==> flow/design.v <==
module Adder (
    in1,
    in2,
    out
);
  parameter width = 32;
  input [width - 1:0] in1, in2;
  output [width - 1:0] out;
  assign out = in1 + in2;
endmodule
module MUX (
    in0,
    in1,
    sel,
    out
);
  parameter width = 32;
  input [width - 1:0] in0, in1;
  input sel;
  output [width - 1:0] out;
  assign out = sel ? in1 : in0;
endmodule
module register (
    clk,
    rst,
    en,
    in,
    out
);
  parameter width = 32;
  input clk, rst, en;
  input [width - 1:0] in;
  output reg [width - 1:0] out;
  always @(posedge clk) begin
    if (rst) out <= 0;
    else if (en) out <= in;
  end
endmodule
module status_reg (
    clk,
    rst,
    en,
    in,
    out
);
  input clk, rst, en;
  input [3:0] in;
  output reg [3:0] out;
  always @(negedge clk) begin
    if (rst) out <= 0;
    else if (en) out <= in;
  end
endmodule
module RegisterFile (
    input clk,
    rst,
    input [3:0] src1,
    src2,
    Dest_wb,
    input [31:0] Result_WB,
    input writeBackEn,
    output [31:0] reg1,
    reg2
);
  reg [31:0] reg_file[0:15];
  integer i;
  always @(negedge clk) begin
    if (rst) begin
      for (i = 0; i < 16; i = i + 1) begin
        reg_file[i] <= i;
      end
    end else if (writeBackEn) begin
      reg_file[Dest_wb] <= Result_WB;
    end
  end
  assign reg1 = reg_file[src1];
  assign reg2 = reg_file[src2];
endmodule
module Condition_Check (
    input [3:0] cond,
    SR,
    output reg flag
);
  wire N, Z, C, V;
  assign N = SR[3];
  assign Z = SR[2];
  assign C = SR[1];
  assign V = SR[0];
  parameter [3:0] EQ = 4'd0, NE = 4'd1, CS_HS = 4'd2, CC_LO = 4'd3, MI = 4'd4, 
                PL = 4'd5, VS = 4'd6, VC = 4'd7, HI = 4'd8, LS = 4'd9, 
                GE = 4'd10, LT = 4'd11, GT = 4'd12, LE = 4'd13, AL = 4'd14;
  always @(cond, SR, N, Z, C, V) begin
    flag = 1;
    case (cond)
      EQ: flag = Z;
      NE: flag = ~Z;
      CS_HS: flag = C;
      CC_LO: flag = ~C;
      MI: flag = N;
      PL: flag = ~N;
      VS: flag = V;
      VC: flag = ~V;
      HI: flag = C & (~Z);
      LS: flag = (~C) & Z;
      GE: flag = N == V;
      LT: flag = N != V;
      GT: flag = (~Z) & (N == V);
      LE: flag = Z | (N != V);
      AL: flag = 1;
      default: flag = 1;
    endcase
  end
endmodule
module ControlUnit (
    input [3:0] OP_Code,
    input [1:0] Mode,
    input S_in,
    I_in,
    output reg [3:0] EXE_CMD,
    output reg WB_EN,
    MEM_R_EN,
    MEM_W_EN,
    B_out,
    S_out
);
  parameter [3:0] NOP = 4'd0, MOV = 4'd1, MVN = 4'd2, ADD = 4'd3, ADC = 4'd4, SUB = 4'd5, SBC = 4'd6,
                    AND = 4'd7, ORR = 4'd8, EOR = 4'd9, CMP = 4'd10, TST = 4'd11, LDR = 4'd12, STR = 4'd13, B = 4'd14;
  reg [3:0] operation;
  always @(Mode, OP_Code, S_in, I_in) begin
    operation = NOP;
    S_out = 1'b0;
    case (Mode)
      2'b00: begin
        S_out = S_in;
        case (OP_Code)
          4'b1101: operation = MOV;
          4'b1111: operation = MVN;
          4'b0100: operation = ADD;
          4'b0101: operation = ADC;
          4'b0010: operation = SUB;
          4'b0110: operation = SBC;
          4'b0000: operation = AND;
          4'b1100: operation = ORR;
          4'b0001: operation = EOR;
          4'b1010: operation = CMP;
          4'b1000: operation = TST;
          default: operation = NOP;
        endcase
      end
      2'b01: begin
        case (OP_Code)
          4'b0100: begin
            if (S_in) operation = LDR;
            else operation = STR;
          end
          default: operation = NOP;
        endcase
      end
      2'b10: begin
        if (I_in) operation = B;
        else operation = NOP;
      end
      default: operation = NOP;
    endcase
  end
  always @(operation, S_in) begin
    EXE_CMD = 4'd0;
    WB_EN = 1'b0;
    MEM_R_EN = 1'b0;
    MEM_W_EN = 1'b0;
    B_out = 1'b0;
    case (operation)
      NOP: begin
        EXE_CMD = 4'b0110;
      end
      MOV: begin
        EXE_CMD = 4'b0001;
        WB_EN   = 1'b1;
      end
      MVN: begin
        EXE_CMD = 4'b1001;
        WB_EN   = 1'b1;
      end
      ADD: begin
        EXE_CMD = 4'b0010;
        WB_EN   = 1'b1;
      end
      ADC: begin
        EXE_CMD = 4'b0011;
        WB_EN   = 1'b1;
      end
      SUB: begin
        EXE_CMD = 4'b0100;
        WB_EN   = 1'b1;
      end
      SBC: begin
        EXE_CMD = 4'b0101;
        WB_EN   = 1'b1;
      end
      AND: begin
        EXE_CMD = 4'b0110;
        WB_EN   = 1'b1;
      end
      ORR: begin
        EXE_CMD = 4'b0111;
        WB_EN   = 1'b1;
      end
      EOR: begin
        EXE_CMD = 4'b1000;
        WB_EN   = 1'b1;
      end
      CMP: begin
        EXE_CMD = 4'b0100;
      end
      TST: begin
        EXE_CMD = 4'b0110;
      end
      LDR: begin
        EXE_CMD = 4'b0010;
        MEM_R_EN = 1'b1;
        WB_EN = 1'b1;
      end
      STR: begin
        EXE_CMD  = 4'b0010;
        MEM_W_EN = 1'b1;
      end
      B: begin
        B_out = 1'b1;
      end
    endcase
  end
endmodule
module IF_Stage (
    input clk,
    rst,
    freeze,
    Branch_Taken,
    input [31:0] Branch_Address,
    output [31:0] PC,
    Instruction,
    output [31:0] imem_addr,
    input [31:0] imem_data
);
  wire en;
  assign en = ~freeze;
  wire [31:0] mux_out, pc_out, adder_out, instruction_memory_out;
  register pc (
      clk,
      rst,
      en,
      mux_out,
      pc_out
  );
  MUX mux (
      adder_out,
      Branch_Address,
      Branch_Taken,
      mux_out
  );
  Adder adder (
      32'd4,
      pc_out,
      adder_out
  );
  assign PC = adder_out;
  assign imem_addr = pc_out;
  assign Instruction = imem_data;
endmodule
module IF_Stage_Reg (
    input clk,
    rst,
    freeze,
    flush,
    input [31:0] PC_in,
    Instruction_in,
    output reg [31:0] PC,
    instructions
);
  wire en;
  assign en = ~freeze;
  always @(posedge clk) begin
    if (flush) begin
      PC <= 0;
      instructions <= 0;
    end else if (rst) begin
      PC <= 0;
      instructions <= 0;
    end else if (en) begin
      PC <= PC_in;
      instructions <= Instruction_in;
    end
  end
endmodule
module ID_Stage (
    input clk,
    rst,
    input [31:0] Instruction,
    input [31:0] Result_WB,
    input writeBackEN,
    input [3:0] Dest_wb,
    input hazard,
    input [3:0] SR,
    output WB_EN,
    MEM_R_EN,
    MEM_W_EN,
    B,
    S,
    output [3:0] EXE_CMD,
    output [31:0] Val_Rn,
    Val_Rm,
    output imm,
    output [11:0] Shift_operand,
    output [23:0] Signed_imm_24,
    output [3:0] Dest,
    output [3:0] src1,
    src2,
    output Two_src
);
  wire [3:0] cond, OPCode, Rn, Rm, Rd, rotate_imm, immed_8, CU_EXE_CMD;
  wire [1:0] OPC_mode;
  wire OPC_S, CU_B, CU_S, CU_WB_EN, CU_MEM_R_EN, CU_MEM_W_EN, cond_flag, zero_sel, not_cond_flag;
  assign cond = Instruction[31:28];
  assign OPC_mode = Instruction[27:26];
  assign imm = Instruction[25];
  assign OPCode = Instruction[24:21];
  assign OPC_S = Instruction[20];
  assign Rn = Instruction[19:16];
  assign Rd = Instruction[15:12];
  assign not_cond_flag = ~cond_flag;
  assign zero_sel = not_cond_flag | hazard;
  assign Two_src = (~imm) | MEM_W_EN;
  assign src1 = Rn;
  assign src2 = Rm;
  assign Dest = Instruction[15:12];
  assign Signed_imm_24 = Instruction[23:0];
  assign Shift_operand = Instruction[11:0];
  assign Rm = MEM_W_EN ? Rd : Instruction[3:0];
  assign {EXE_CMD, WB_EN, MEM_R_EN, MEM_W_EN, B, S} = zero_sel ? 9'b0: 
         {CU_EXE_CMD, CU_WB_EN, CU_MEM_R_EN, CU_MEM_W_EN, CU_B, CU_S};
  Condition_Check condition_check (
      cond,
      SR,
      cond_flag
  );
  RegisterFile register_file (
      clk,
      rst,
      Rn,
      Rm,
      Dest_wb,
      Result_WB,
      writeBackEN,
      Val_Rn,
      Val_Rm
  );
  ControlUnit control_unit (
      OPCode,
      OPC_mode,
      OPC_S,
      imm,
      CU_EXE_CMD,
      CU_WB_EN,
      CU_MEM_R_EN,
      CU_MEM_W_EN,
      CU_B,
      CU_S
  );
endmodule
module ID_Stage_Reg (
    input clk,
    rst, freeze,
    flush,
    WB_EN_IN,
    MEM_R_EN_IN,
    MEM_W_EN_IN,
    B_IN,
    S_IN,
    input [3:0] EXE_CMD_IN,
    SR_IN,   
    input [31:0] PC_IN,
    Val_Rn_IN,
    Val_Rm_IN,
    input imm_IN,
    input [11:0] Shift_operand_IN,
    input [23:0] Signed_imm_24_IN,
    input [3:0] Dest_IN,
    Src1_IN,
    Src2_IN,
    output reg WB_EN,
    MEM_R_EN,
    MEM_W_EN,
    B,
    S,
    output reg [3:0] EXE_CMD,
    output reg [31:0] PC,
    Val_Rn,
    Val_Rm,
    output reg imm,
    output reg [11:0] Shift_operand,
    output reg [23:0] Signed_imm_24,
    output reg [3:0] Dest,
    Src1,
    Src2,
    SR_OUT   
);
  always @(posedge clk) begin
    if (flush) begin
      WB_EN <= 0;
      MEM_R_EN <= 0;
      MEM_W_EN <= 0;
      B <= 0;
      S <= 0;
      EXE_CMD <= 0;
      PC <= 0;
      Val_Rn <= 0;
      Val_Rm <= 0;
      imm <= 0;
      Shift_operand <= 0;
      Signed_imm_24 <= 0;
      Dest <= 0;
      Src1 <= 0;
      Src2 <= 0;
      SR_OUT <= 0;
    end else if (rst | flush) begin
      WB_EN <= 0;
      MEM_R_EN <= 0;
      MEM_W_EN <= 0;
      B <= 0;
      S <= 0;
      EXE_CMD <= 0;
      PC <= 0;
      Val_Rn <= 0;
      Val_Rm <= 0;
      imm <= 0;
      Shift_operand <= 0;
      Signed_imm_24 <= 0;
      Dest <= 0;
      Src1 <= 0;
      Src2 <= 0;
      SR_OUT <= 0;
    end else if (~freeze) begin
      WB_EN <= WB_EN_IN;
      MEM_R_EN <= MEM_R_EN_IN;
      MEM_W_EN <= MEM_W_EN_IN;
      B <= B_IN;
      S <= S_IN;
      EXE_CMD <= EXE_CMD_IN;
      PC <= PC_IN;
      Val_Rn <= Val_Rn_IN;
      Val_Rm <= Val_Rm_IN;
      imm <= imm_IN;
      Shift_operand <= Shift_operand_IN;
      Signed_imm_24 <= Signed_imm_24_IN;
      Dest <= Dest_IN;
      Src1 <= Src1_IN;
      Src2 <= Src2_IN;
      SR_OUT <= SR_IN;
    end
  end
endmodule
module Val2Generator (
    input I,
    bypass_rm,
    input [31:0] Val_Rm,
    input [11:0] Shift_operand,
    output reg [31:0] out
);
  parameter [1:0] LSL = 2'b00, LSR = 2'b01, ASR = 2'b10, ROR = 2'b11;
  wire [ 4:0] shift_imm;
  wire [ 1:0] shift;
  wire [ 3:0] rotate_imm;
  wire [ 7:0] immed_8;
  reg  [31:0] shift_buffer;
  assign immed_8 = Shift_operand[7:0];
  assign rotate_imm = Shift_operand[11:8];
  assign shift_imm = Shift_operand[11:7];
  assign shift = Shift_operand[6:5];
  always @(bypass_rm, I, shift, Val_Rm, shift_imm, immed_8, Shift_operand, rotate_imm) begin
    shift_buffer = 0;
    case (bypass_rm)   
      1'b0:
      case (I)
        1'b0: begin
          case (shift)
            LSL: out = Val_Rm << shift_imm;
            LSR: out = Val_Rm >> shift_imm;
            ASR: out = Val_Rm >>> shift_imm;
            ROR: out = Val_Rm << shift_imm | Val_Rm >> 5 - shift_imm;   
          endcase
        end
        1'b1: begin
          shift_buffer = {24'd0, immed_8};
          out = shift_buffer >> (rotate_imm << 1) | shift_buffer << (32 - (rotate_imm << 1));
        end
        default: out = 32'b0;
      endcase
      1'b1: out = {20'b0, Shift_operand};
    endcase
  end
endmodule
module ALU (
    input signed [31:0] in1,
    in2,
    input [3:0] EXE_CMD,
    input C,
    output [3:0] Status_bit,
    output reg signed [31:0] result
);
  parameter [3:0] MOV = 4'b001, MVN = 4'b1001, ADD_LDR_STR = 4'b0010, ADC = 4'b0011, SUB_CMP = 4'b0100, SBC = 4'b0101,
                    AND_TST = 4'b0110, ORR = 4'b0111, EOR = 4'b1000, TST = 4'b0110;
  reg N, Z, Co, V;
  assign Status_bit = {N, Z, Co, V};
  always @(in1, in2, C, EXE_CMD) begin
    N  = 1'b0;
    Z  = 1'b0;
    Co = 1'b0;
    V  = 1'b0;
    case (EXE_CMD)
      MOV:    result = in2;
      MVN:    result = ~in2;
      ADD_LDR_STR:    begin
                {Co,result} = in1 + in2;
                if(in1 > 0 & in2 > 0 & result < 0)
                    V = 1'b1;
                else if(in1 < 0 & in2 < 0 & result > 0)
                    V = 1'b1;
                else if(in1 > 0 & in2 < 0 & result > in1)
                    V = 1'b1;
                else if(in1 < 0 & in2 > 0 & result < in1)
                    V = 1'b1;
            end
      ADC:    begin
                {Co,result} = in1 + in2 + C;
                if(in1 > 0 & in2 > 0 & result < 0)
                    V = 1'b1;
                else if(in1 < 0 & in2 < 0 & result > 0)
                    V = 1'b1;
                else if(in1 > 0 & in2 < 0 & result > in1)
                    V = 1'b1;
                else if(in1 < 0 & in2 > 0 & result < in1)
                    V = 1'b1;
            end
      SUB_CMP:    begin
                result = in1 - in2;
                if(in1 > 0 & in2 < 0 & result < 0)
                    V = 1'b1;
                else if(in1 < 0 & in2 > 0 & result > 0)
                    V = 1'b1;
                else if(in1 > 0 & in2 > 0 & result > in1)
                    V = 1'b1;
                else if (in1 < 0 & in2 < 0 & result < in1)
                    V = 1'b1;
            end
      SBC:    begin
                result = in1 - in2 - (C);
                if(in1 > 0 & in2 < 0 & result < 0)
                    V = 1'b1;
                else if(in1 < 0 & in2 > 0 & result > 0)
                    V = 1'b1;
                else if(in1 > 0 & in2 > 0 & result > in1)
                    V = 1'b1;
                else if (in1 < 0 & in2 < 0 & result < in1)
                    V = 1'b1;
            end
      AND_TST:    result = in1 & in2;
      ORR:    result = in1 | in2;
      EOR:    result = in1 ^ in2;
      default: result = 32'b0;
    endcase
    if (result == 0) Z = 1'b1;
    if (result < 0) N = 1'b1;
  end
endmodule
module EXE_Stage (
    input         clk,
    input  [ 3:0] EXE_CMD,
    input         MEM_R_EN,
    MEM_W_EN,
    input  [31:0] PC,
    Val_Rn,
    Val_Rm,
    ALU_res_in,
    WB_data,   
    input         imm,
    input  [11:0] Shift_operand,
    input  [23:0] Signed_imm_24,
    input  [ 3:0] SR,
    input  [ 1:0] sel_src1,
    sel_src2,   
    output [31:0] ALU_result,
    mux2_out,   
    Br_addr,
    output [ 3:0] status
);
  wire bypass_rm;
  wire [31:0] val2, extended_imm, shifted_imm, mux1_out;
  assign extended_imm = {
    Signed_imm_24[23],
    Signed_imm_24[23],
    Signed_imm_24[23],
    Signed_imm_24[23],
    Signed_imm_24[23],
    Signed_imm_24[23],
    Signed_imm_24[23],
    Signed_imm_24[23],
    Signed_imm_24
  };
  assign shifted_imm = extended_imm << 2;
  assign bypass_rm = MEM_W_EN | MEM_R_EN;
  assign mux1_out = (sel_src1 == 2'b00) ? Val_Rn :   
      (sel_src1 == 2'b01) ? ALU_res_in : (sel_src1 == 2'b10) ? WB_data : Val_Rn;
  assign mux2_out = (sel_src2 == 2'b00) ? Val_Rm :
                    (sel_src2 == 2'b01) ? ALU_res_in :
                    (sel_src2 == 2'b10) ? WB_data :
                    Val_Rm;
  Val2Generator v2gen (
      imm,
      bypass_rm,
      mux2_out,
      Shift_operand,
      val2
  );
  ALU alu (
      mux1_out,
      val2,
      EXE_CMD,
      SR[1],
      status,
      ALU_result
  );
  Adder pc_adder (
      PC,
      shifted_imm,
      Br_addr
  );
endmodule
module EXE_Stage_Reg (
    input clk,
    rst,
    freeze,
    WB_EN_IN,
    MEM_R_EN_IN,
    MEM_W_EN_IN,
    input [31:0] ALU_result_inp,
    ST_val_in,
    input [3:0] Dest_in,
    output reg WB_EN,
    MEM_R_EN,
    MEM_W_EN,
    output reg [31:0] ALU_result,
    Val_Rm,
    output reg [3:0] Dest
);
  always @(posedge clk) begin
    if (rst) {WB_EN, MEM_R_EN, MEM_W_EN, ALU_result, Val_Rm, Dest} <= 71'b0;
    else if (~freeze) begin
      WB_EN <= WB_EN_IN;
      MEM_R_EN <= MEM_R_EN_IN;
      MEM_W_EN <= MEM_W_EN_IN;
      ALU_result <= ALU_result_inp;
      Val_Rm <= ST_val_in;
      Dest <= Dest_in;
    end
  end
endmodule
module Sram_Controller (
    input clk,
    rst,
    wr_en,
    rd_en,
    input [31:0] address,
    writeData,
    output [31:0] readData,
    output ready,
    input [15:0] SRAM_DQ_I,
    output [15:0] SRAM_DQ_O,
    output reg [17:0] SRAM_ADDR,
    output reg SRAM_WE_N
);
  parameter [3:0] idle = 0, writeState0 = 1, writeState1 = 2, readState0 = 3, readState1 = 4, readState2 = 5, readState3 = 6, readState4 = 7;
  reg [3:0] ns, ps;
  reg [15:0] readLSB;
  reg [31:0] res;
  always @* begin
    ns = idle;
    case (ps)
      idle: begin
        if (~wr_en & ~rd_en) ns = idle;
        else if (wr_en) ns = writeState0;
        else ns = readState0;
      end
      writeState0: ns = writeState1;
      writeState1: ns = idle;
      readState0: ns = readState1;
      readState1: ns = readState2;
      readState2: ns = readState3;
      readState3: ns = readState4;
      readState4: ns = idle;
      default: ns = idle;
    endcase
  end
  always @(ps, address) begin
    SRAM_ADDR = 18'b0;
    SRAM_WE_N = 1'b1;
    case (ps)
      writeState0: begin
        SRAM_ADDR = {address[18:2], 1'b0};
        SRAM_WE_N = 1'b0;
      end
      writeState1: begin
        SRAM_ADDR = {address[18:2], 1'b1};
        SRAM_WE_N = 1'b0;
      end
      readState0: begin
        SRAM_ADDR = {address[18:2], 1'b0};
      end
      readState1: begin
        SRAM_ADDR = {address[18:2], 1'b0};
      end
      readState2: begin
        SRAM_ADDR = {address[18:2], 1'b1};
      end
      readState3: begin
        SRAM_ADDR = {address[18:2], 1'b1};
      end
      default: begin
      end
    endcase
  end
  always @(posedge clk) begin
    if (ps == readState1) readLSB <= SRAM_DQ_I;
    if (ps == readState3) res <= {SRAM_DQ_I, readLSB};
  end
  always @(posedge clk) begin
    if (rst) ps <= idle;
    else ps <= ns;
  end
  assign ready = (ns == idle) ? 1'b1 : 1'b0;
  assign readData = res;
  assign SRAM_DQ_O = (ps == writeState1) ? writeData[31:16] : writeData[15:0];
endmodule
module MEM_reg (
    input clk,
    rst,
    freeze,
    WB_en_in,
    MEM_R_en_in,
    input [31:0] ALU_result_in,
    Mem_read_value_in,
    input [3:0] Dest_in,
    output reg WB_en,
    MEM_R_en,
    output reg [31:0] ALU_result,
    Mem_read_value,
    output reg [3:0] Dest
);
  always @(posedge clk) begin
    if (rst) {WB_en, MEM_R_en, ALU_result, Mem_read_value, Dest} <= 70'b0;
    else if (~freeze) begin
      Dest <= Dest_in;
      Mem_read_value <= Mem_read_value_in;
      ALU_result <= ALU_result_in;
      MEM_R_en <= MEM_R_en_in;
      WB_en <= WB_en_in;
    end
  end
endmodule
module WB_Stage (
    input [31:0] ALU_result,
    MEM_result,
    input MEM_R_en,
    output [31:0] out
);
  assign out = MEM_R_en ? MEM_result : ALU_result;
endmodule
module Hazard_Detection_Unit (
    input [3:0] src1,
    src2,
    Exe_Dest,
    input Exe_WB_EN,
    processor_mode,
    input [3:0] Mem_Dest,
    input Mem_WB_EN,
    output reg Hazard_Detected
);
  always @(src1, src2, Exe_WB_EN, Mem_Dest, Mem_WB_EN, Exe_Dest, processor_mode) begin
    Hazard_Detected = 1'b0;
    if (~processor_mode) begin
      if ((Exe_WB_EN & (src1 == Exe_Dest))|
          (Mem_WB_EN & (src1 == Mem_Dest))|
          (Exe_WB_EN & (src2 == Exe_Dest))|
          (Mem_WB_EN & (src2 == Mem_Dest)))
        Hazard_Detected = 1'b1;
    end
  end
endmodule
module Forwarding_Unit (
    input [3:0] WB_dest,
    Mem_Dest,
    src1,
    src2,
    input WB_en,
    Mem_WB_en,
    processor_mode,
    output reg [1:0] sel_src1,
    sel_src2
);
  always @(*) begin
    sel_src1 = 2'd0;
    sel_src2 = 2'd0;
    if (processor_mode) begin
      if (Mem_WB_en) begin
        if (src1 == Mem_Dest) sel_src1 = 2'd1;
        if (src2 == Mem_Dest) sel_src2 = 2'd1;
      end
      if (WB_en) begin
        if (src1 == WB_dest) sel_src1 = 2'd2;
        if (src2 == WB_dest) sel_src2 = 2'd2;
      end
    end
  end
endmodule
module ARM (
    input clk,
    input rst,
    output [31:0] imem_addr,
    input [31:0] imem_data,
    output [17:0] SRAM_ADDR,
    output [15:0] SRAM_DQ_O,
    input [15:0] SRAM_DQ_I,
    output SRAM_WE_N
);
  wire [17:0] SW;
  assign SW = {16'b0, 1'b1, rst};
  wire freeze, flush;
  wire writeBackEN_ID, hazard, WB_EN_ID_Stage,MEM_R_EN_ID_Stage, 
		MEM_W_EN_ID_Stage,B_ID_Stage,S_ID_Stage,imm_ID_Stage, 
		Two_src_ID_Stage, imm_ID_Reg, WB_EN_ID_Reg, MEM_W_EN_ID_Reg,
		MEM_R_EN_ID_Reg, B_ID_Reg, S_ID_Reg;
  wire [31:0] PC_IF_Stage, Inst_IF_Stage, Inst_IF_Reg, 
				Val_Rn_ID_Stage, Val_Rm_ID_Stage, PC_IF_Reg, 
			    PC_ID_Reg, Val_Rn_ID_Reg, Val_Rm_ID_Reg;
  wire [31:0] Result_WB, Mem_res_feedback;
  wire [3:0] Des_wb;
  wire [3:0] EXE_CMD_ID_Stage,EXE_CMD_ID_Reg, Dest_ID_Stage, src1_ID_Stage, src2_ID_Stage, dest_ID_Reg;
  wire [23:0] Signed_imm_24_ID_Stage, Signed_imm_24_ID_Reg;
  wire [11:0] Shift_operand, Shift_operand_ID_Reg;
  wire [3:0] SR, Status_bit;
  wire [31:0] ALU_result_EXE_Reg, Val_Rm_EXE_Reg;
  wire [31:0] MEM_result_MEM_Stage;
  wire [3:0] dest_EXE_Reg, src1_ID_Reg, src2_ID_Reg;
  wire WB_EN_EXE_Reg, MEM_R_EN_EXE_Reg, MEM_W_EN_EXE_Reg, processor_mode;
  wire [31:0] ALU_result_EXE_Stage, Br_addr, Val_Rm_EXE_Stage;
  wire [3:0] status, SR_ID_Reg;
  wire [1:0] fw_sel_src1, fw_sel_src2;
  assign processor_mode = SW[1];
  assign hazard = freeze;
  assign flush = 1'b0;
  assign Mem_res_feedback = MEM_R_EN_EXE_Reg ? MEM_result_MEM_Stage : ALU_result_EXE_Reg;
  wire slow_clk;
  wire Sram_Busy;
  assign slow_clk = clk;
  IF_Stage fetch (
      slow_clk,
      SW[0],
      (freeze | ~Sram_Busy),
      B_ID_Reg,
      Br_addr,
      PC_IF_Stage,
      Inst_IF_Stage,
      imem_addr,
      imem_data
  );
  IF_Stage_Reg if_reg (
      slow_clk,
      SW[0],
      (freeze | ~Sram_Busy),
      flush,
      PC_IF_Stage,
      Inst_IF_Stage,
      PC_IF_Reg,
      Inst_IF_Reg
  );
  ID_Stage decode (
      slow_clk,
      SW[0],
      Inst_IF_Reg,
      Result_WB,
      writeBackEN_ID,
      Des_wb,
      hazard,
      SR,
      WB_EN_ID_Stage,
      MEM_R_EN_ID_Stage,
      MEM_W_EN_ID_Stage,
      B_ID_Stage,
      S_ID_Stage,
      EXE_CMD_ID_Stage,
      Val_Rn_ID_Stage,
      Val_Rm_ID_Stage,
      imm_ID_Stage,
      Shift_operand,
      Signed_imm_24_ID_Stage,
      Dest_ID_Stage,
      src1_ID_Stage,
      src2_ID_Stage,
      Two_src_ID_Stage
  );
  ID_Stage_Reg id_reg (
      slow_clk,
      SW[0],
      (~Sram_Busy),
      flush,
      WB_EN_ID_Stage,
      MEM_R_EN_ID_Stage,
      MEM_W_EN_ID_Stage,
      B_ID_Stage,
      S_ID_Stage,
      EXE_CMD_ID_Stage,
      SR,
      PC_IF_Reg,
      Val_Rn_ID_Stage,
      Val_Rm_ID_Stage,
      imm_ID_Stage,
      Shift_operand,
      Signed_imm_24_ID_Stage,
      Dest_ID_Stage,
      src1_ID_Stage,
      src2_ID_Stage,
      WB_EN_ID_Reg,
      MEM_R_EN_ID_Reg,
      MEM_W_EN_ID_Reg,
      B_ID_Reg,
      S_ID_Reg,
      EXE_CMD_ID_Reg,
      PC_ID_Reg,
      Val_Rn_ID_Reg,
      Val_Rm_ID_Reg,
      imm_ID_Reg,
      Shift_operand_ID_Reg,
      Signed_imm_24_ID_Reg,
      dest_ID_Reg,
      src1_ID_Reg,
      src2_ID_Reg,
      SR_ID_Reg
  );
  status_reg Status_Register (
      slow_clk,
      SW[0],
      S_ID_Reg,
      Status_bit,
      SR
  );
  EXE_Stage execute (
      slow_clk,
      EXE_CMD_ID_Reg,
      MEM_R_EN_ID_Reg,
      MEM_W_EN_ID_Reg,
      PC_ID_Reg,
      Val_Rn_ID_Reg,
      Val_Rm_ID_Reg,
      Mem_res_feedback,
      Result_WB,
      imm_ID_Reg,
      Shift_operand_ID_Reg,
      Signed_imm_24_ID_Reg,
      SR_ID_Reg,
      fw_sel_src1,
      fw_sel_src2,
      ALU_result_EXE_Stage,
      Val_Rm_EXE_Stage,
      Br_addr,
      Status_bit
  );
  EXE_Stage_Reg EX_Reg (
      slow_clk,
      SW[0],
      (~Sram_Busy),
      WB_EN_ID_Reg,
      MEM_R_EN_ID_Reg,
      MEM_W_EN_ID_Reg,
      ALU_result_EXE_Stage,
      Val_Rm_EXE_Stage,
      dest_ID_Reg,
      WB_EN_EXE_Reg,
      MEM_R_EN_EXE_Reg,
      MEM_W_EN_EXE_Reg,
      ALU_result_EXE_Reg,
      Val_Rm_EXE_Reg,
      dest_EXE_Reg
  );
  wire MEM_R_en_MEM_Reg;
  wire [31:0] ALU_result_MEM_Reg, Mem_read_value_MEM_Reg;
  MEM_reg mem_reg (
      slow_clk,
      SW[0],
      (~Sram_Busy),
      (~Sram_Busy) ? (1'b0) : (WB_EN_EXE_Reg),
      MEM_R_EN_EXE_Reg,
      ALU_result_EXE_Reg,
      MEM_result_MEM_Stage,
      dest_EXE_Reg,
      writeBackEN_ID,
      MEM_R_en_MEM_Reg,
      ALU_result_MEM_Reg,
      Mem_read_value_MEM_Reg,
      Des_wb
  );
  WB_Stage wb_stage (
      ALU_result_MEM_Reg,
      Mem_read_value_MEM_Reg,
      MEM_R_en_MEM_Reg,
      Result_WB
  );
  Hazard_Detection_Unit hdu (
      src1_ID_Stage,
      src2_ID_Stage,
      dest_ID_Reg,
      WB_EN_ID_Reg,
      processor_mode,
      dest_EXE_Reg,
      WB_EN_EXE_Reg,
      freeze
  );
  Forwarding_Unit fwu (
      Des_wb,
      dest_EXE_Reg,
      src1_ID_Reg,
      src2_ID_Reg,
      writeBackEN_ID,
      WB_EN_EXE_Reg,
      processor_mode,
      fw_sel_src1,
      fw_sel_src2
  );
  Sram_Controller SC (
      slow_clk,
      SW[0],
      MEM_W_EN_EXE_Reg,
      MEM_R_EN_EXE_Reg,
      ALU_result_EXE_Reg,
      Val_Rm_EXE_Reg,
      MEM_result_MEM_Stage,
      Sram_Busy,
      SRAM_DQ_I,
      SRAM_DQ_O,
      SRAM_ADDR,
      SRAM_WE_N
  );
endmodule
Memo
Re: synthesis data of ARM

Reports on ARM --
Each step is given for the RTL above and for the edited RTL. Lines under "before" count in the file above, lines under "after" in the edited file. "difference": "after" minus "before" as printed here. Cell names lack the library's common part. Not given: --
Inputs: design top ARM, clock clk, cell library sky130hd, timing corner tt_025C_1v80

Diff --
The edit as a unified diff against the file above. The edited RTL no longer does the same as the RTL above: the edit was made by script, with no optimisation intended.
begin of diff
@@ -15,5 +15,5 @@
     out
 );
-  parameter width = 32;
+  parameter width = 16;
   input [width - 1:0] in0, in1;
   input sel;
end of diff

Word level --
Source: Yosys, flattened and elaborated, memories not mapped. Widths are those after wreduce. Print and check cells do not count. Memory sizes are those after Yosys's memory passes, which may raise the word count (mostly to a power of two), join words into wider ones and drop unused or constant bits.
Bit counts:
- output and inout bits | before 67, after 67, difference 0
- RAM bits | before 512, after 512, difference 0
- ROM bits | before 192, after 192, difference 0
- bits in registers | before 385, after 327, difference -58
- memories | before 3, after 3, difference 0
Operators by class:
- multiplexer cells | before 65, after 65, difference 0
- shifts and indexed selects | before 6, after 6, difference 0
- reductions and logical operators | before 11, after 11, difference 0
- bitwise gates (word level) | before 40, after 40, difference 0
- order comparisons | before 21, after 21, difference 0
- equal/unequal tests | before 44, after 44, difference 0
- add/subtract/negate cells | before 10, after 10, difference 0
Operators by type and width:
- 32-bit 2-to-1 mux | before 11, after 10, difference -1
- 3-bit by 32-bit adder with 32-bit output (first input constant) | before 1, after 0, difference -1
- 32-bit adder | before 1, after 0, difference -1
- 16-bit 2-to-1 mux | before 1, after 2, difference +1
- 16-bit adder | before 0, after 1, difference +1
- 3-bit by 16-bit adder with 16-bit output (first input constant) | before 0, after 1, difference +1
- 1-bit 2-to-1 mux | before 27, after 27, difference 0
- 1-bit bitwise AND | before 24, after 24, difference 0
- 4-bit by 3-bit == test with 1-bit output (second input constant) | before 12, after 12, difference 0
- 4-bit == test (second input constant) | before 8, after 8, difference 0
- 4-bit 2-to-1 mux | before 8, after 8, difference 0
- 1-bit inverter | before 8, after 8, difference 0
- 32-bit by 1-bit less-than comparator with 1-bit output (second input constant) | before 7, after 7, difference 0
- 2-bit 2-to-1 mux | before 7, after 7, difference 0
- 4-bit by 2-bit == test with 1-bit output (second input constant) | before 6, after 6, difference 0
- 32-bit by 1-bit greater-than comparator with 1-bit output (second input constant) | before 6, after 6, difference 0
- 2-bit == test (second input constant) | before 5, after 5, difference 0
- 2-bit by 1-bit == test with 1-bit output (second input constant) | before 4, after 4, difference 0
- 4-bit == test | before 4, after 4, difference 0
- 32-bit greater-than comparator | before 4, after 4, difference 0
- 2-bit logical NOT | before 4, after 4, difference 0
- 32-bit less-than comparator | before 4, after 4, difference 0
- 4-bit by 1-bit == test with 1-bit output (second input constant) | before 3, after 3, difference 0
- 4-bit logical NOT | before 3, after 3, difference 0
- 32-bit OR | before 3, after 3, difference 0
- 32-bit by 32-bit adder with 33-bit output | before 2, after 2, difference 0
- 1-bit OR | before 2, after 2, difference 0
- 32-bit parallel mux with 2-bit select | before 2, after 2, difference 0
Not every row of either side is listed.

Depth --
Yosys ltp: most cells in a row. Word level: on the elaborated netlist, between registers, memories and ports. Mapped: between sequential cells and ports; inverters and the memories' decode and read muxes count.
Depth:
- depth in word-level cells | before 23, after 23, difference 0
- ABC_AREA | before 0, after 0
- depth in mapped cells | before 47, after 46, difference -1
- mapped depth without buffers | before 39, after 40, difference +1

Synthesis result --
Yosys stat after the flow's synthesis: flattened, memories mapped to cells. It holds for the ABC_AREA given above (unset counts as 0); a run with the other value may have another netlist.
Cell types:
- a211oi_1 | before 193, after 118, difference -75
- nor2_1 | before 1020, after 961, difference -59
- mux2i_1 | before 162, after 107, difference -55
- dfxtp_1 | before 388, after 336, difference -52
- a21oi_1 | before 536, after 573, difference +37
- nand3_1 | before 131, after 100, difference -31
- nor4_1 | before 76, after 47, difference -29
- a31oi_1 | before 71, after 43, difference -28
- nand2_1 | before 792, after 767, difference -25
- a31o_2 | before 30, after 5, difference -25
- xor2_1 | before 45, after 22, difference -23
- o32a_1 | before 3, after 25, difference +22
- clkbuf_1 | before 441, after 420, difference -21
- a311oi_1 | before 64, after 43, difference -21
- buf_4 | before 5, after 26, difference +21
- and3_1 | before 44, after 25, difference -19
- o21a_1 | before 25, after 44, difference +19
- a22o_1 | before 9, after 27, difference +18
Not every row of either side is listed.
Mapped netlist:
- chip area (Yosys) (um^2) | before 65743.1, after 62815.2, difference -2927.9
- buffer cells | before 547, after 544, difference -3
- flip-flop cells | before 948, after 896, difference -52
- cells in the netlist | before 6978, after 6646, difference -332
- area of sequential cells (um^2) | before 24583.6, after 23542.6, difference -1041.0
The figures by module come from a second, unflattened synthesis with its own total; it is not the netlist above.
Second synthesis, totals:
- cell total of the unflattened synthesis | before 7032, after 7014, difference -18
- area (unflattened synthesis) (um^2) | before 72701.0, after 72405.7, difference -295.3
Rows give one instance, submodules left out.
Modules, before:
- RegisterFile | seq. area 15374.7 um^2, cells 1695, times used 1, area 26559.2 um^2
- ALU | seq. area 0.0 um^2, cells 1896, times used 1, area 13191.4 um^2
- Val2Generator | seq. area 0.0 um^2, cells 969, times used 1, area 7275.7 um^2
- ID_Stage_Reg | seq. area 3163.0 um^2, cells 511, times used 1, area 5701.7 um^2
- Adder | seq. area 0.0 um^2, cells 248, times used 2, area 1739.2 um^2
- EXE_Stage_Reg | seq. area 1421.4 um^2, cells 229, times used 1, area 2546.2 um^2
- MEM_reg | seq. area 1401.3 um^2, cells 226, times used 1, area 2512.4 um^2
- IF_Stage_Reg | seq. area 1281.2 um^2, cells 207, times used 1, area 2348.5 um^2
- EXE_Stage | seq. area 0.0 um^2, cells 216, times used 1, area 2174.6 um^2
- Sram_Controller | seq. area 1601.5 um^2, cells 109, times used 1, area 2067.0 um^2
- register | seq. area 640.6 um^2, cells 103, times used 1, area 1163.6 um^2
- ARM | seq. area 0.0 um^2, cells 41, times used 1, area 568.0 um^2
- MUX | seq. area 0.0 um^2, cells 36, times used 1, area 544.3 um^2
- WB_Stage | seq. area 0.0 um^2, cells 36, times used 1, area 544.3 um^2
before: Modules not listed: 7.
Modules, after:
- RegisterFile | seq. area 15374.7 um^2, cells 1695, times used 1, area 26559.2 um^2
- ALU | seq. area 0.0 um^2, cells 1896, times used 1, area 13191.4 um^2
- Val2Generator | seq. area 0.0 um^2, cells 969, times used 1, area 7275.7 um^2
- ID_Stage_Reg | seq. area 3163.0 um^2, cells 511, times used 1, area 5701.7 um^2
- Adder | seq. area 0.0 um^2, cells 248, times used 2, area 1739.2 um^2
- EXE_Stage_Reg | seq. area 1421.4 um^2, cells 229, times used 1, area 2546.2 um^2
- MEM_reg | seq. area 1401.3 um^2, cells 226, times used 1, area 2512.4 um^2
- IF_Stage_Reg | seq. area 1281.2 um^2, cells 207, times used 1, area 2348.5 um^2
- EXE_Stage | seq. area 0.0 um^2, cells 216, times used 1, area 2174.6 um^2
- Sram_Controller | seq. area 1601.5 um^2, cells 109, times used 1, area 2067.0 um^2
- register | seq. area 640.6 um^2, cells 103, times used 1, area 1163.6 um^2
- ARM | seq. area 0.0 um^2, cells 41, times used 1, area 568.0 um^2
- WB_Stage | seq. area 0.0 um^2, cells 36, times used 1, area 544.3 um^2
- ControlUnit | seq. area 0.0 um^2, cells 71, times used 1, area 503.0 um^2
after: Modules not listed: 7.

Flow runs --
Runs of the flow (Yosys, OpenROAD) on both versions; the two runs of a pair have the same settings. The constraints put input and output delay at 20% of the set period each and load the outputs with 0.01 pF.
Settings, pair A: CORE_UTILIZATION 40, PLACE_DENSITY 0.6, SETUP_SLACK_MARGIN 0.4, period_ns 21.0, CAP_MARGIN 20, CORE_MARGIN 2, SLEW_MARGIN 20
Measured results, pair A:
- synthesized cell area (um^2) | before 65743.1, after 62815.2, difference -2927.9
- final utilization (%) | before 48.5, after 47.7, difference -0.8
- standard-cell area after layout (um^2) | before 79027.0, after 74427.6, difference -4599.4
- lowest hold slack (ns) | before 0.358, after 0.403, difference +0.045
- total power of the final layout (W) | before 0.008013, after 0.007356, difference -0.000657
- total die area (um^2) | before 167617.0, after 160224.0, difference -7393.0
- worst setup slack after layout (ns) | before 0.625, after 0.669, difference +0.044
Settings, pair B: CORE_ASPECT_RATIO 1.57, CORE_UTILIZATION 21, CTS_CLUSTER_DIAMETER 344, CTS_CLUSTER_SIZE 29, PLACE_DENSITY_LB_ADDON 0.15, SETUP_SLACK_MARGIN 1.43, period_ns 11.6, CAP_MARGIN 20, CORE_MARGIN 2, SLEW_MARGIN 20
Measured results, pair B:
- synthesized cell area (um^2) | before 65743.1, after 62815.2, difference -2927.9
- final utilization (%) | before 30.2, after 30.4, difference +0.2
- standard-cell area after layout (um^2) | before 94056.5, after 90496.8, difference -3559.7
- lowest hold slack (ns) | before 0.435, after 0.434, difference -0.001
- total power of the final layout (W) | before 0.015314, after 0.014296, difference -0.001018
- total die area (um^2) | before 317668.0, after 303623.0, difference -14045.0
- worst setup slack after layout (ns) | before -3.061, after -3.010, difference +0.051
By "total power of the final layout" is meant OpenSTA's value without simulated activity: inputs other than the clock are taken to toggle once in ten clock periods, and the tool carries that through the logic.
